==> flow/design.v <==
module RegFile(  
   input clk,
   input reset,
   input [3:0] A1,
   input [3:0] A2,
   input [3:0] A3,    
   input [31:0] WD3,  
   input RegWrite,    
   input [31:0] PCPlus8,    
   output [31:0] RD1,    
   output [31:0] RD2    
   );
   reg[31:0] R[15:0]; 
   integer i;
   always @ (posedge clk or posedge reset)
   begin   
         if (reset) 
         begin
            for (i=0; i<16 ;i=i+1)
            begin
				R[i] <= 32'b0;
            end
         end
         else 
         begin         
            if(RegWrite == 1'b1) begin  
               R[A3] <= WD3;
            end
            R[15] <= PCPlus8;
         end
   end
   assign RD1 = R[A1];
   assign RD2 = R[A2];
endmodule
## Step by step through the tools: RegFile

What the tools print for RegFile, step after step.
Line numbers count from 1 in the design file above.
Operators: Yosys type, input widths -> output width; for muxes data width and select width s.
Library cell names are shortened.
A cell with - has no value.

- Design top: RegFile
- Clock: clk
- Standard-cell library: sky130hd
- Library corner: tt_025C_1v80

## Elaborated design

Source: Yosys, flattened and elaborated. Widths are those after wreduce. Registers that Yosys merges into a memory's read port (data or address) are not register bits. Print and check cells do not count. Equal cells are merged and count once.

- Bits in registers: 512
- Bits in latches: 0
- RAM bits: 0
- Memory bits (read-only): 0
- Clocked read ports x word width: 0
- Memories: 0
- Bits of input ports: 79

- $add $sub $neg: 0
- Multipliers: 0
- Div/mod/pow operators: 0
- $lt $le $gt $ge: 0
- Eq/ne operators: 44
- Shifts and indexed selects: 0
- Mux-type cells: 2
- Bitwise logic cells: 0
- Reduce/logical cells: 18

Operators with widths:

| cell | count |
|---|---|
| $pmux 32 s16 | 2 |
| $eq 4x4->1 const B | 23 |
| $eq 4x3->1 const B | 12 |
| $reduce_and 2->1 | 15 |
| $eq 4x2->1 const B | 6 |
| $eq 4x1->1 const B | 3 |
| $logic_not 4->1 | 3 |

## Longest topological paths

Longest topological path by Yosys (ltp), each cell counted once; first at word level (registers and memories cut), then after technology mapping (sequential cells cut; the memories' decode and read muxes count).

- Word-level depth: 2
- ABC_AREA: 1
- Depth in mapped cells: 10

## Mapped cells and area

The flow's flattened synthesis, as Yosys stat reports it; memories are mapped. The netlist is that of the ABC_AREA named above (0 if unset); the other value can give another one.

Cell types:

| cell type | count | area in all (um^2) |
|---|---|---|
| dfrtp_1 | 512 | 1.28E+04 |
| nand2_1 | 1326 | 4.98E+03 |
| nand3_1 | 834 | 4.17E+03 |
| o21ai_0 | 480 | 2.4E+03 |
| inv_1 | 241 | 904.618 |
| nor2_1 | 217 | 814.531 |
| clkbuf_1 | 180 | 675.648 |
| buf_2 | 89 | 445.427 |
| buf_1 | 25 | 93.84 |
| buf_4 | 7 | 52.55 |
| nand2_2 | 8 | 50.048 |
| nand3_2 | 2 | 20.019 |
| nor2_2 | 2 | 12.512 |
| nor3_1 | 2 | 10.01 |
| inv_2 | 2 | 7.507 |

- Cells in the netlist: 3927
- Mapped area: 27452.6 um^2
- Flip-flops: 512
- Buffers: 301

## Timing after synthesis

Source: OpenSTA report_checks on the synthesized netlist (no wires, ideal clock, input and output delay 20% of the period each), path of least setup slack; recovery checks are left aside. Register names are those of the netlist, which keeps one name where synthesis merged equal registers.

- Path type: in2out
- From: input port A1[3]
- To: output port RD1[16]
- Clock period: 6.0 ns
- External input delay: 1.200 ns
- Arrival time: 2.198 ns
- Required time: 4.800 ns
- Setup slack: 2.602 ns
- Delay of the path: 0.998 ns
- Stages: 9
- Buffers on the path: 2
- Synthesis period reached: 3.398 ns

"delay of the path" is the arrival time less input delay plus setup time.
A path that ends at an output port has no setup time.
"stages": output pins that drive a net of the path, with the launching flip-flop's if there is one; two outputs of one cell count as two.
"synthesis period reached" = period - worst setup slack (recovery checks aside). The figure is calculated, with input and output delays left at 20% of the set period.
Between the ends stands the longest chain of elaborated cells between them, by number of cells; it is not shown to be the way that was timed. Of several equally long chains one is given.
A line is the first line of the expression or statement that the cell stems from. Yosys adds cells for indexed reads and writes and turns some case tables into memories.

- Cells stage by stage: nor2_1 > buf_2 > buf_2 > nand3_1 > nand2_1 > inv_1 > nand2_1 > nor2_1 > nand3_1
- Cells in the longest elaborated chain: 2
- Elaborated cells between the ends (all ways): 17
- RTL lines with such cells: 1
- Classes of those cells: eq/ne (15); mux (1); reduce/logical (1)

Ends and longest elaborated chain, post-synthesis:

| item | line | RTL |
|---|---|---|
| from (decl) | 4 | `input [3:0] A1,` |
| $eq 4x4->1 | 32 | `assign RD1 = R[A1];` |
| $pmux 32 s16 | 32 |  |
| to (decl) | 10 | `output [31:0] RD1,` |

## Worst path after layout

Path of least setup slack in the final report of flow run 1 (OpenROAD, finished layout, wires in). Where an end is a register, its clock arrival counts in the times.

- Path type: in2out
- From: input port A2[1]
- To: output port RD2[31]
- Clock period: 9.06 ns
- External input delay: 1.81 ns
- Arrival time: 5.23 ns
- Required time: 7.25 ns
- Setup slack: 2.01 ns
- Stages: 11
- Buffers on the path: 3

Between the ends stands the longest chain of elaborated cells between them, by number of cells; it is not shown to be the way that was timed. Of several equally long chains one is given.

- Cells stage by stage: clkdlybuf4s50_1 > nand2_1 > inv_2 > buf_4 > nand3_1 > nand2_1 > inv_1 > nand2_1 > nor2_1 > nand3_1 > clkdlybuf4s50_1
- Cells in the longest elaborated chain: 2
- Elaborated cells between the ends (all ways): 17
- RTL lines with such cells: 1
- Classes of those cells: eq/ne (15); mux (1); reduce/logical (1)

Ends and longest elaborated chain, post-layout:

| item | line | RTL |
|---|---|---|
| from (decl) | 5 | `input [3:0] A2,` |
| $eq 4x4->1 | 33 | `assign RD2 = R[A2];` |
| $pmux 32 s16 | 33 |  |
| to (decl) | 11 | `output [31:0] RD2` |

==> runs of RegFile <==
Stored flow runs of RegFile (4 of them; Yosys, OpenROAD, sky130hd). They differ in their settings and are not a sequence. Constraints: input delay and output delay 20% of the set period each, output load 0.01 pF.
"achieved clock period": clock period set for the run, less the worst setup slack. It is reckoned from that one timing run; input and output delays stay at 20% of the period that was set.
"total power after layout": no workload was simulated; the value follows from the tool's default switching activity.
Among the settings, n/a means not set for that run.

| setting or result | flow run 1 | flow run 2 | flow run 3 | flow run 4 |
|---|---|---|---|---|
| ABC_AREA | 1 | n/a | 1 | 0 |
| CAP_MARGIN | 30 | 20 | 20 | 5 |
| CELL_PAD_IN_SITES_GLOBAL_PLACEMENT | 3 | n/a | n/a | n/a |
| CORE_UTILIZATION | 40 | 40 | 25 | 34 |
| CTS_CLUSTER_DIAMETER | 285 | n/a | n/a | n/a |
| CTS_CLUSTER_SIZE | 28 | n/a | n/a | 43 |
| GPL_TIMING_DRIVEN | 1 | n/a | 1 | n/a |
| HOLD_SLACK_MARGIN | 0.06 | 0.11 | 0.03 | n/a |
| MAX_ROUTING_LAYER | met4 | n/a | met5 | n/a |
| MIN_ROUTING_LAYER | met2 | n/a | n/a | n/a |
| PLACE_DENSITY_LB_ADDON | 0.16 | n/a | n/a | n/a |
| SETUP_SLACK_MARGIN | -0.58 | n/a | n/a | 0.37 |
| period_ns | 9.06 | 8.67 | 4.37 | 3.46 |
| CORE_MARGIN | 2 | 2 | 10 | 10 |
| SLEW_MARGIN | 20 | 20 | 30 | 15 |
| CELL_PAD_IN_SITES_DETAIL_PLACEMENT | n/a | n/a | 2 | n/a |
| CORE_ASPECT_RATIO | n/a | n/a | 0.7 | n/a |
| PLACE_DENSITY | n/a | n/a | 0.37 | 0.7 |
| TNS_END_PERCENT | n/a | n/a | 100 | n/a |
| area of the die (um^2) | 70742.7 | 69814.9 | 123677.0 | 91358.1 |
| mapped cell area after synthesis (um^2) | 27452.6 | 27087.2 | 27452.6 | 27087.2 |
| total negative slack on setup checks (ns) | 0.000 | 0.000 | 0.000 | 0.000 |
| smallest setup slack (ns) | 2.013 | 1.571 | 0.111 | 0.219 |
| achieved clock period (ns) | 7.047 | 7.099 | 4.259 | 3.241 |
| total power after layout (W) | 0.005585 | 0.007481 | 0.014746 | 0.019139 |
| standard-cell area after routing (um^2) | 30322.8 | 31092.3 | 33821.2 | 35373.9 |
